==> flow/design.v <==
module AMBA_AXI_ram
#(
	parameter ID_WIDTH = 4,
	parameter ADDR_WIDTH = 8,
	parameter DATA_WIDTH = 16,
	parameter BRESP_WIDTH = 3,
	parameter WR_MEM_DELAY = 0,
	parameter RD_MEM_DELAY = 0
)
(
	clk,
	rst_n,
	s_axi_awvalid,
	s_axi_awready,
	s_axi_awid,
	s_axi_awaddr,
	s_axi_awlen,
	s_axi_awsize,
	s_axi_awburst, 							 
	s_axi_wvalid,
	s_axi_wready,
	s_axi_wdata,
	s_axi_wstrb, 
	s_axi_wlast,
	s_axi_bvalid,
	s_axi_bready,
	s_axi_bid,
	s_axi_bresp,
	s_axi_arvalid,
	s_axi_arready,
	s_axi_arid,
	s_axi_araddr,
	s_axi_arlen,
	s_axi_arsize,
	s_axi_arburst,
	s_axi_rvalid,
	s_axi_rready,
	s_axi_rid,
	s_axi_rdata,
	s_axi_rresp,
	s_axi_rlast
);
parameter STROBE_WIDTH = DATA_WIDTH/8;
parameter W_STATE_IDLE = 2'd0;
parameter W_STATE_BRUST = 2'd1;
parameter W_STATE_RESPON = 2'd2;
parameter R_STATE_IDLE = 1'd0;
parameter R_STATE_BRUST = 1'd1;
parameter MEM_ADDR_SIZE = ADDR_WIDTH - $clog2(STROBE_WIDTH);  
input 								clk, rst_n;
input 								s_axi_awvalid;
output reg 							s_axi_awready;
input [ID_WIDTH - 1 : 0] 			s_axi_awid;
input [ADDR_WIDTH - 1 : 0] 			s_axi_awaddr;
input [7:0] 						s_axi_awlen;
input [2:0] 						s_axi_awsize;
input [1:0] 						s_axi_awburst; 
input 								s_axi_wvalid;
output reg 							s_axi_wready;
input [DATA_WIDTH - 1 : 0] 			s_axi_wdata;
input [STROBE_WIDTH - 1 : 0]		s_axi_wstrb;
input 								s_axi_wlast;
output reg	 						s_axi_bvalid;
input 								s_axi_bready;
output [ID_WIDTH - 1 : 0] 			s_axi_bid;
output [BRESP_WIDTH - 1 : 0] 		s_axi_bresp;
input 								s_axi_arvalid;
output reg							s_axi_arready;
input [ID_WIDTH - 1 : 0] 			s_axi_arid;
input [ADDR_WIDTH - 1 : 0] 			s_axi_araddr;
input [7:0]							s_axi_arlen;
input [2:0]							s_axi_arsize;
input [1:0]							s_axi_arburst;
output reg							s_axi_rvalid;
input 								s_axi_rready;
output [ID_WIDTH - 1 : 0] 			s_axi_rid;
output reg [DATA_WIDTH - 1 : 0]		s_axi_rdata;
output [BRESP_WIDTH - 1 : 0]		s_axi_rresp;
output reg							s_axi_rlast;
integer i;
reg [1:0] W_state, W_next_state;  
reg R_state, R_next_state;
reg [DATA_WIDTH - 1 : 0] mem[(1 << MEM_ADDR_SIZE) - 1 : 0];  
reg [1+$clog2(WR_MEM_DELAY) : 0] wr_mem_delay_cnt;
reg [1+$clog2(RD_MEM_DELAY) : 0] rd_mem_delay_cnt;
wire wr_mem_done, rd_mem_done;
reg [ID_WIDTH - 1 : 0] 			s_axi_awid_reg;
reg [ADDR_WIDTH - 1 : 0] 		s_axi_awaddr_reg;
reg [2:0] 						s_axi_awsize_reg;
reg [1:0] 						s_axi_awburst_reg;
reg [7:0] wdata_index_cnt;
wire [MEM_ADDR_SIZE - 1 : 0] 	awaddr_mem, araddr_mem;
wire wr_data_hand_en, rd_data_hand_en;
reg [ID_WIDTH - 1 : 0] 			s_axi_arid_reg;
reg [ADDR_WIDTH - 1 : 0] 		s_axi_araddr_reg;
reg [2:0] 						s_axi_arsize_reg;
reg [1:0] 						s_axi_arburst_reg;
reg [7:0] rdata_index_cnt;
always@(*)begin
    case(W_state)
        W_STATE_IDLE:begin
			if(s_axi_awvalid && s_axi_awready)
				W_next_state = W_STATE_BRUST;
			else
				W_next_state = W_STATE_IDLE;
        end
        W_STATE_BRUST:begin
			if(wdata_index_cnt > 0 || ~wr_mem_done)
				W_next_state = W_STATE_BRUST;
			else
				W_next_state = W_STATE_RESPON;
        end
        W_STATE_RESPON:begin
            if(s_axi_bready)
				W_next_state = W_STATE_IDLE;
			else
				W_next_state = W_STATE_RESPON;
        end
		  default: W_next_state = W_STATE_IDLE;
    endcase
end
always@(posedge clk, negedge rst_n)begin
    if(~rst_n)begin
        W_state <= W_STATE_IDLE;
    end
    else begin
        W_state <= W_next_state;
    end
end
always@(posedge clk, negedge rst_n)begin
    if(~rst_n)begin
		  s_axi_awid_reg 	<= 0;
		  s_axi_awsize_reg	<= 0;
		  s_axi_awburst_reg	<= 0;
    end
    else begin
		if(W_state == W_STATE_IDLE & s_axi_awvalid & s_axi_awready)begin
			  s_axi_awid_reg 	<= s_axi_awid;
			  s_axi_awsize_reg	<= s_axi_awsize < ($clog2(STROBE_WIDTH)) ? s_axi_awsize : ($clog2(STROBE_WIDTH));
			  s_axi_awburst_reg	<= s_axi_awburst;
		end
    end
end
always@(posedge clk, negedge rst_n)begin
    if(~rst_n)begin
        wdata_index_cnt <= 0;
    end
    else begin
		if(W_state == W_STATE_IDLE && s_axi_awvalid && s_axi_awready)
			wdata_index_cnt <= s_axi_awlen;
		else if(wr_data_hand_en)
			wdata_index_cnt <= wdata_index_cnt - 1;
    end
end
always@(posedge clk, negedge rst_n)begin
    if(~rst_n)begin
        s_axi_awaddr_reg <= 0;
    end
    else begin
        if(W_state == W_STATE_IDLE && s_axi_awvalid && s_axi_awready)
			s_axi_awaddr_reg <= s_axi_awaddr;
		else if(wr_data_hand_en && wdata_index_cnt > 1 && s_axi_awburst_reg != 2'b00)
			s_axi_awaddr_reg <= s_axi_awaddr_reg + (1 << s_axi_awsize_reg);
    end
end
assign awaddr_mem = s_axi_awaddr_reg >> ($clog2(STROBE_WIDTH));
always@(posedge clk, negedge rst_n)begin
    if(~rst_n)begin
        s_axi_awready <= 0;
    end
    else begin
        if(W_state == W_STATE_IDLE)
			s_axi_awready <= 1;
		else
			s_axi_awready <= 0;
    end
end
assign wr_data_hand_en = (W_state == W_STATE_BRUST && s_axi_wready && s_axi_wvalid);
assign wr_mem_done = wr_mem_delay_cnt == WR_MEM_DELAY;
always@(posedge clk, negedge rst_n)begin
    if(~rst_n)begin
        s_axi_wready <= 0;
    end
    else begin
        if (W_state == W_STATE_IDLE && W_next_state == W_STATE_BRUST || W_state == W_STATE_BRUST && W_next_state != W_STATE_RESPON && wr_mem_done)
			s_axi_wready <= 1;
		else
			s_axi_wready <= 0;
    end
end
always@(posedge clk, negedge rst_n)begin
    if(~rst_n)begin
        wr_mem_delay_cnt <= 0;
    end
    else begin
		if(wr_mem_done)
			wr_mem_delay_cnt <= 0; 
		else if(wr_data_hand_en || W_state == W_STATE_BRUST && wr_mem_delay_cnt > 0)
        	wr_mem_delay_cnt <= wr_mem_delay_cnt + 1;
    end
end
always@(posedge clk, negedge rst_n)begin
    if(~rst_n)begin
        s_axi_bvalid <= 0;
    end
    else begin
        if (W_state != W_STATE_RESPON )
			s_axi_bvalid <= 0;
		else
			s_axi_bvalid <= 1;
    end
end
assign s_axi_bid = s_axi_awid_reg;
assign s_axi_bresp = {BRESP_WIDTH{1'b0}};
always@(*)begin
    case(R_state)
        R_STATE_IDLE:begin
			if(s_axi_arvalid && s_axi_arready)
				R_next_state = R_STATE_BRUST;
			else
				R_next_state = R_STATE_IDLE;
        end
        R_STATE_BRUST:begin
			if(rdata_index_cnt > 1 || ~rd_mem_done)
				R_next_state = R_STATE_BRUST;
			else
				R_next_state = R_STATE_IDLE;
        end
		default: R_next_state = R_STATE_IDLE;
    endcase
end
always@(posedge clk, negedge rst_n)begin
    if(~rst_n)begin
        R_state <= R_STATE_IDLE;
    end
    else begin
        R_state <= R_next_state;
    end
end
always@(posedge clk, negedge rst_n)begin
    if(~rst_n)begin
		  s_axi_arid_reg 	<= 0;
		  s_axi_arsize_reg	<= 0;
		  s_axi_arburst_reg	<= 0;
    end
    else begin
		if(R_state == R_STATE_IDLE & s_axi_arvalid & s_axi_arready)begin
			  s_axi_arid_reg 	<= s_axi_arid;
			  s_axi_arsize_reg	<= s_axi_arsize < ($clog2(STROBE_WIDTH)) ? s_axi_arsize : ($clog2(STROBE_WIDTH));
			  s_axi_arburst_reg	<= s_axi_arburst;
		end
    end
end
always@(posedge clk, negedge rst_n)begin
    if(~rst_n)begin
        rdata_index_cnt <= 0;
    end
    else begin
		if(R_state == R_STATE_IDLE && s_axi_arvalid && s_axi_arready)
			rdata_index_cnt <= s_axi_arlen;
		else if(rd_data_hand_en && rd_mem_done)
			rdata_index_cnt <= rdata_index_cnt - 1;
    end
end
always@(posedge clk, negedge rst_n)begin
    if(~rst_n)begin
        s_axi_araddr_reg <= 0;
    end
    else begin
        if(R_state == R_STATE_IDLE && s_axi_arvalid && s_axi_arready)
			s_axi_araddr_reg <= s_axi_araddr;
		else if(rd_data_hand_en && rd_mem_done && s_axi_arburst_reg != 2'b00)
			s_axi_araddr_reg <= s_axi_araddr_reg + (1 << s_axi_arsize_reg);
    end
end
assign araddr_mem = s_axi_araddr_reg >> ($clog2(STROBE_WIDTH));
always@(posedge clk, negedge rst_n)begin
    if(~rst_n)begin
        s_axi_arready <= 0;
    end
    else begin
        if(R_state == R_STATE_IDLE)
			s_axi_arready <= 1;
		else
			s_axi_arready <= 0;
    end
end
assign rd_data_hand_en = (R_state == R_STATE_BRUST && s_axi_rready);
assign rd_mem_done = rd_mem_delay_cnt == RD_MEM_DELAY;
always@(posedge clk, negedge rst_n)begin
    if(~rst_n)begin
        s_axi_rvalid <= 0;
    end
    else begin
        if (R_state == R_STATE_BRUST && rd_mem_done)
			s_axi_rvalid <= 1;
		else
			s_axi_rvalid <= 0;
    end
end
always@(posedge clk, negedge rst_n)begin
    if(~rst_n)begin
        rd_mem_delay_cnt <= 0;
    end
    else begin
		if(rd_mem_done)
			rd_mem_delay_cnt <= 0; 
		else if(rd_data_hand_en || R_state == R_STATE_BRUST && rd_mem_delay_cnt > 0)
        	rd_mem_delay_cnt <= rd_mem_delay_cnt + 1;
    end
end
assign s_axi_rid = s_axi_arid_reg;
assign s_axi_rresp = {BRESP_WIDTH{1'b0}};
always@(posedge clk, negedge rst_n)begin
    if(~rst_n)begin
        s_axi_rdata <= 0;
    end
    else begin
		if(rd_data_hand_en && rd_mem_done)
        	s_axi_rdata <= mem[araddr_mem];
    end
end
always@(posedge clk, negedge rst_n)begin
    if(~rst_n)begin
        s_axi_rlast <= 0;
    end
    else begin
		if(rdata_index_cnt == 1 && rd_mem_done)
        	s_axi_rlast <= 1;
		else
			s_axi_rlast <= 0;
    end
end
always@(posedge clk, negedge rst_n)begin
    if(~rst_n)begin
        for	(i=0; i<(1 << MEM_ADDR_SIZE);i=i+1)
			mem[i] <= 0;
    end
    else begin
        for(i=0; i<STROBE_WIDTH; i=i+1)begin
			if(wr_data_hand_en & s_axi_wstrb[i])
				mem[awaddr_mem][8*(i+1)-1 -: 8] <= s_axi_wdata[8*(i+1)-1 -: 8];
		end
    end
end
endmodule 
Wiki page: AMBA_AXI_ram / tool data

Tool chain data of AMBA_AXI_ram
Module AMBA_AXI_ram before and after one edit of its RTL, step after step.
"orig" refers to lines of the RTL above, "edited" to lines of the edited file.
"delta" is "edited" less "orig", of the values as shown; "change_rel_pct" is that difference over "orig", in percent.
Operators: Yosys type, input widths -> output width; for muxes data width and select width s.
Library cell names are shortened.
{ "design": {"top_module": "AMBA_AXI_ram", "clock_port": "clk", "library": "sky130hd", "lib_corner": "tt_025C_1v80"} }

Edit of the RTL
The edit as a unified diff against the file above.
This change comes from a script, not from a designer. The edited design behaves differently; no optimisation was intended.
begin of diff
@@ -99,10 +99,4 @@
 always@(*)begin
     case(W_state)
-        W_STATE_IDLE:begin
-			if(s_axi_awvalid && s_axi_awready)
-				W_next_state = W_STATE_BRUST;
-			else
-				W_next_state = W_STATE_IDLE;
-        end
         W_STATE_BRUST:begin
 			if(wdata_index_cnt > 0 || ~wr_mem_done)
end of diff

Word-level counts
Source: Yosys, flattened and elaborated. Widths are those after wreduce. Registers that Yosys merges into a memory's read port (data or address) are not register bits. Print and check cells do not count. Equal cells are merged and count once.
{ "bits": {"columns": ["element", "orig", "edited", "delta", "change_rel_pct"], "rows": [
  ["regBits", 2127, 2127, 0, 0.00],
  ["in_bits", 76, 76, 0, 0.00]
]} }
{ "op_classes": {"columns": ["element", "orig", "edited", "delta", "change_rel_pct"], "rows": [
  ["addsub", 6, 6, 0, 0.00],
  ["compare", 7, 7, 0, 0.00],
  ["n_eq", 260, 260, 0, 0.00],
  ["shifts", 2, 2, 0, 0.00],
  ["muxes", 28, 27, -1, -3.57],
  ["bitwise", 9, 9, 0, 0.00],
  ["n_reduce_logical", 294, 293, -1, -0.34]
]} }
{ "op_table": {"columns": ["operator", "orig", "edited", "delta", "change_rel_pct"], "rows": [
  ["$logic_and 1x1->1", 20, 19, -1, -5.00],
  ["$mux 1", 9, 8, -1, -11.11],
  ["$pmux 2 s3", 1, 0, -1, -100.00],
  ["$pmux 2 s2", 0, 1, 1, null]
]} }
Operator kinds equal on both sides are left out: 30.

Depth
Longest topological path by Yosys (ltp), each cell counted once; first at word level (registers and memories cut), then after technology mapping (sequential cells cut; the memories' decode and read muxes count).
{ "depth": {"columns": ["element", "orig", "edited", "delta", "change_rel_pct"], "rows": [
  ["depth_word", 10, 10, 0, 0.00],
  ["ABC_AREA", "0", "0", null, null],
  ["ltp_mapped", 13, 13, 0, 0.00],
  ["ltp_nobuf", 11, 11, 0, 0.00]
]} }

Synthesis result
Source: synth_stat.txt of the flow (Yosys; design flattened, memories mapped). It holds for the ABC_AREA given above (unset counts as 0); a run with the other value may have another netlist.
{ "mapped": {"columns": ["element", "orig", "edited", "delta", "change_rel_pct"], "rows": [
  ["cells", 7223, 7230, 7, 0.10],
  ["yosys_area_um2", 94778.4, 95052.4, 274.0, 0.29],
  ["seq_area_um2", 53252.3, 53252.3, 0.0, 0.00],
  ["ffs", 2128, 2128, 0, 0.00],
  ["buf_cells", 553, 567, 14, 2.53]
]} }
{ "types": {"columns": ["cell_type", "orig", "edited", "delta", "change_rel_pct"], "rows": [
  ["nand3_1", 97, 158, 61, 62.89],
  ["a22oi_1", 554, 507, -47, -8.48],
  ["nor2_1", 199, 154, -45, -22.61],
  ["buf_2", 94, 135, 41, 43.62],
  ["and3_1", 45, 79, 34, 75.56],
  ["clkbuf_1", 402, 373, -29, -7.21],
  ["a32oi_1", 103, 122, 19, 18.45],
  ["nand4_1", 76, 57, -19, -25.00],
  ["nor3_1", 68, 51, -17, -25.00],
  ["nand2_1", 430, 415, -15, -3.49],
  ["a22o_1", 90, 76, -14, -15.56],
  ["a31oi_1", 16, 27, 11, 68.75],
  ["a41oi_1", 12, 1, -11, -91.67],
  ["or4_1", 22, 31, 9, 40.91],
  ["buf_6", 8, 17, 9, 112.50],
  ["or3_1", 11, 19, 8, 72.73],
  ["o211ai_1", 11, 18, 7, 63.64],
  ["mux2_2", 2070, 2064, -6, -0.29]
]} }
Cell types equal on both sides are left out: 14.
The list need not be complete.

Timing after synthesis
Path of least setup slack by OpenSTA after synthesis, without wires, with an ideal clock, recovery checks aside; 20% of the period is set as input and as output delay. Where synthesis merged equal registers, the netlist keeps one of their names.
{ "synth_path": {"columns": ["element", "orig", "edited", "delta", "change_rel_pct"], "rows": [
  ["path_type", "input to register", "input to register", null, null],
  ["startpoint", "in s_axi_wvalid", "in s_axi_wvalid", null, null],
  ["endpoint", "reg mem[32][0]", "reg mem[56][10]", null, null],
  ["tclk_ns", 5.5, 5.5, 0.0, 0.00],
  ["input_delay_ns", 1.100, 1.100, 0.000, 0.00],
  ["setup_ns", 0.125, 0.125, 0.000, null],
  ["t_first_pin_ns", 1.100, 1.100, 0.000, 0.00],
  ["arrival_ns", 2.865, 2.745, -0.120, -4.19],
  ["path_slack_ns", 2.511, 2.630, 0.119, null],
  ["delay_ns", 1.890, 1.770, -0.120, -6.35],
  ["path_stages", 7, 7, 0, 0.00],
  ["synth_period_reached_ns", 2.989, 2.87, -0.119, -3.98]
]} }
"delay_ns" = arrival - input delay + setup time.
"path_stages": output pins that drive a net of the path, with the launching flip-flop's if there is one; two outputs of one cell count as two.
"synth_period_reached_ns" = period - worst setup slack (recovery checks aside). The figure is calculated, with input and output delays left at 20% of the set period.
Between the ends stands the longest chain of elaborated cells between them, by number of cells; it is not shown to be the way that was timed. Of several equally long chains one is given.
Each line given opens the expression or statement behind the cell; cells for indexed reads and writes are added by Yosys, which also makes memories of some case tables.
{ "synth_via_orig": {"path_cell_list": "and3_1 -> clkbuf_1 -> nand3_1 -> nor3_1 -> clkbuf_1 -> nand2_1 -> mux2_2", "elab_chain_len": 3} }
{ "synth_rtl_orig": {"columns": ["element", "line", "source"], "rows": [
  ["start, declared", 58, "input s_axi_wvalid;"],
  ["$logic_and 1x1->1", 178, "assign wr_data_hand_en = (W_state == W_STATE_BRUST && s_axi_wready && s_axi_wvalid);"],
  ["$and 1x1->1", 341, "if(wr_data_hand_en & s_axi_wstrb[i])"],
  ["$reduce_and 2->1", null, null],
  ["end, assigned", 337, "mem[i] <= 0;"],
  ["end, assigned", 342, "mem[awaddr_mem][8*(i+1)-1 -: 8] <= s_axi_wdata[8*(i+1)-1 -: 8];"],
  ["end, declared", 83, "reg [DATA_WIDTH - 1 : 0] mem[(1 << MEM_ADDR_SIZE) - 1 : 0];"]
]} }
{ "synth_via_edited": {"path_cell_list": "and3_1 -> clkbuf_1 -> nand3_1 -> nor2_1 -> clkbuf_1 -> nand2_1 -> mux2_2", "elab_chain_len": 3} }
{ "synth_rtl_edited": {"columns": ["element", "line", "source"], "rows": [
  ["start, declared", 58, "input s_axi_wvalid;"],
  ["$logic_and 1x1->1", 172, "assign wr_data_hand_en = (W_state == W_STATE_BRUST && s_axi_wready && s_axi_wvalid);"],
  ["$and 1x1->1", 335, "if(wr_data_hand_en & s_axi_wstrb[i])"],
  ["$reduce_and 2->1", null, null],
  ["end, assigned", 331, "mem[i] <= 0;"],
  ["end, assigned", 336, "mem[awaddr_mem][8*(i+1)-1 -: 8] <= s_axi_wdata[8*(i+1)-1 -: 8];"],
  ["end, declared", 83, "reg [DATA_WIDTH - 1 : 0] mem[(1 << MEM_ADDR_SIZE) - 1 : 0];"]
]} }

Path in the finished layout
Path of least setup slack in the final report of each run of pair 1 (OpenROAD, finished layout, wires in). Where an end is a register, its clock arrival counts in the times.
{ "layout_path": {"columns": ["element", "orig", "edited", "delta", "change_rel_pct"], "rows": [
  ["path_type", "register to register", "register to register", null, null],
  ["startpoint", "reg s_axi_araddr_reg[2]", "reg s_axi_araddr_reg[2]", null, null],
  ["endpoint", "reg s_axi_rdata[1]", "reg s_axi_rdata[9]", null, null],
  ["tclk_ns", 5.19, 5.19, 0.00, 0.00],
  ["setup_ns", 0.14, 0.13, -0.01, null],
  ["t_first_pin_ns", 0.91, 0.89, -0.02, -2.20],
  ["arrival_ns", 5.29, 5.81, 0.52, 9.83],
  ["path_slack_ns", 0.68, 0.19, -0.49, null],
  ["path_stages", 11, 10, -1, -9.09]
]} }
Between the ends stands the longest chain of elaborated cells between them, by number of cells; it is not shown to be the way that was timed. Of several equally long chains one is given.
At most two assigning lines are given for a register; there are more.
{ "layout_via_orig": {"path_cell_list": "dfrtp_2 -> buf_4 -> nand4_1 -> buf_4 -> nor2_1 -> buf_4 -> a32oi_1 -> nand3_1 -> or4_1 -> nor4_1 -> a31oi_1", "elab_chain_len": 2} }
{ "layout_rtl_orig": {"columns": ["element", "line", "source"], "rows": [
  ["start, declared", 95, "reg [ADDR_WIDTH - 1 : 0] s_axi_araddr_reg;"],
  ["start, assigned", 271, "s_axi_araddr_reg <= s_axi_araddr;"],
  ["start, assigned", 273, "s_axi_araddr_reg <= s_axi_araddr_reg + (1 << s_axi_arsize_reg);"],
  ["$eq 7x7->1", 320, "s_axi_rdata <= mem[araddr_mem];"],
  ["$pmux 16 s128", 320, null],
  ["end, assigned", 316, "s_axi_rdata <= 0;"],
  ["end, assigned", 320, null],
  ["end, declared", 77, "output reg [DATA_WIDTH - 1 : 0] s_axi_rdata;"]
]} }
{ "layout_via_edited": {"path_cell_list": "dfrtp_4 -> buf_4 -> nand4bb_2 -> buf_4 -> nor2_1 -> a222oi_1 -> nand3_1 -> nor4_1 -> nand4_1 -> a2bb2oi_1", "elab_chain_len": 2} }
{ "layout_rtl_edited": {"columns": ["element", "line", "source"], "rows": [
  ["start, declared", 95, "reg [ADDR_WIDTH - 1 : 0] s_axi_araddr_reg;"],
  ["start, assigned", 265, "s_axi_araddr_reg <= s_axi_araddr;"],
  ["start, assigned", 267, "s_axi_araddr_reg <= s_axi_araddr_reg + (1 << s_axi_arsize_reg);"],
  ["$eq 7x7->1", 314, "s_axi_rdata <= mem[araddr_mem];"],
  ["$pmux 16 s128", 314, null],
  ["end, assigned", 310, "s_axi_rdata <= 0;"],
  ["end, assigned", 314, null],
  ["end, declared", 77, "output reg [DATA_WIDTH - 1 : 0] s_axi_rdata;"]
]} }

Flow runs
Runs of the flow (Yosys, OpenROAD) on both versions; the two runs of a pair have the same settings. The constraints put input and output delay at 20% of the set period each and load the outputs with 0.01 pF.
{ "settings_pair_1": {"CORE_UTILIZATION": 40, "period_ns": 5.19, "CAP_MARGIN": 20, "CORE_MARGIN": 2, "SLEW_MARGIN": 20} }
{ "results_pair_1": {"columns": ["element", "orig", "edited", "delta", "change_rel_pct"], "rows": [
  ["synthesis_area_um2", 94778.4, 95052.4, 274.0, 0.29],
  ["die_footprint_um2", 240855.0, 241548.0, 693.0, 0.29],
  ["post_route_util_pct", 46.6, 46.4, -0.2, null],
  ["final_setup_ws_ns", 0.682, 0.185, -0.497, null],
  ["total_negative_slack_ns", 0.000, 0.000, 0.000, null],
  ["design_power_mw", 45.280, 40.668, -4.612, -10.19],
  ["achieved_period_ns", 4.508, 5.005, 0.497, 11.02]
]} }
{ "settings_pair_2": {"CELL_PAD_IN_SITES_DETAIL_PLACEMENT": 2, "CORE_MARGIN": 6, "CORE_UTILIZATION": 15, "MAX_ROUTING_LAYER": "met5", "PLACE_DENSITY_LB_ADDON": 0.18, "SETUP_SLACK_MARGIN": -0.04, "TNS_END_PERCENT": 65, "period_ns": 3.58, "CAP_MARGIN": 20, "SLEW_MARGIN": 20} }
{ "results_pair_2": {"columns": ["element", "orig", "edited", "delta", "change_rel_pct"], "rows": [
  ["synthesis_area_um2", 94778.4, 95052.4, 274.0, 0.29],
  ["die_footprint_um2", 651080.0, 652929.0, 1849.0, 0.28],
  ["post_route_util_pct", 19.8, 20.1, 0.3, null],
  ["final_setup_ws_ns", -0.055, -0.099, -0.044, null],
  ["total_negative_slack_ns", -0.275, -0.272, 0.003, null],
  ["hold_worst_slack_ns", 0.212, 0.187, -0.025, null],
  ["design_power_mw", 71.479, 65.787, -5.692, -7.96],
  ["achieved_period_ns", 3.635, 3.679, 0.044, 1.21]
]} }
"achieved_period_ns" is the run's clock period less its worst setup slack. It is reckoned from that one timing run; input and output delays stay at 20% of the period that was set.
"design_power_mw": no workload was simulated; the value follows from the tool's default switching activity.
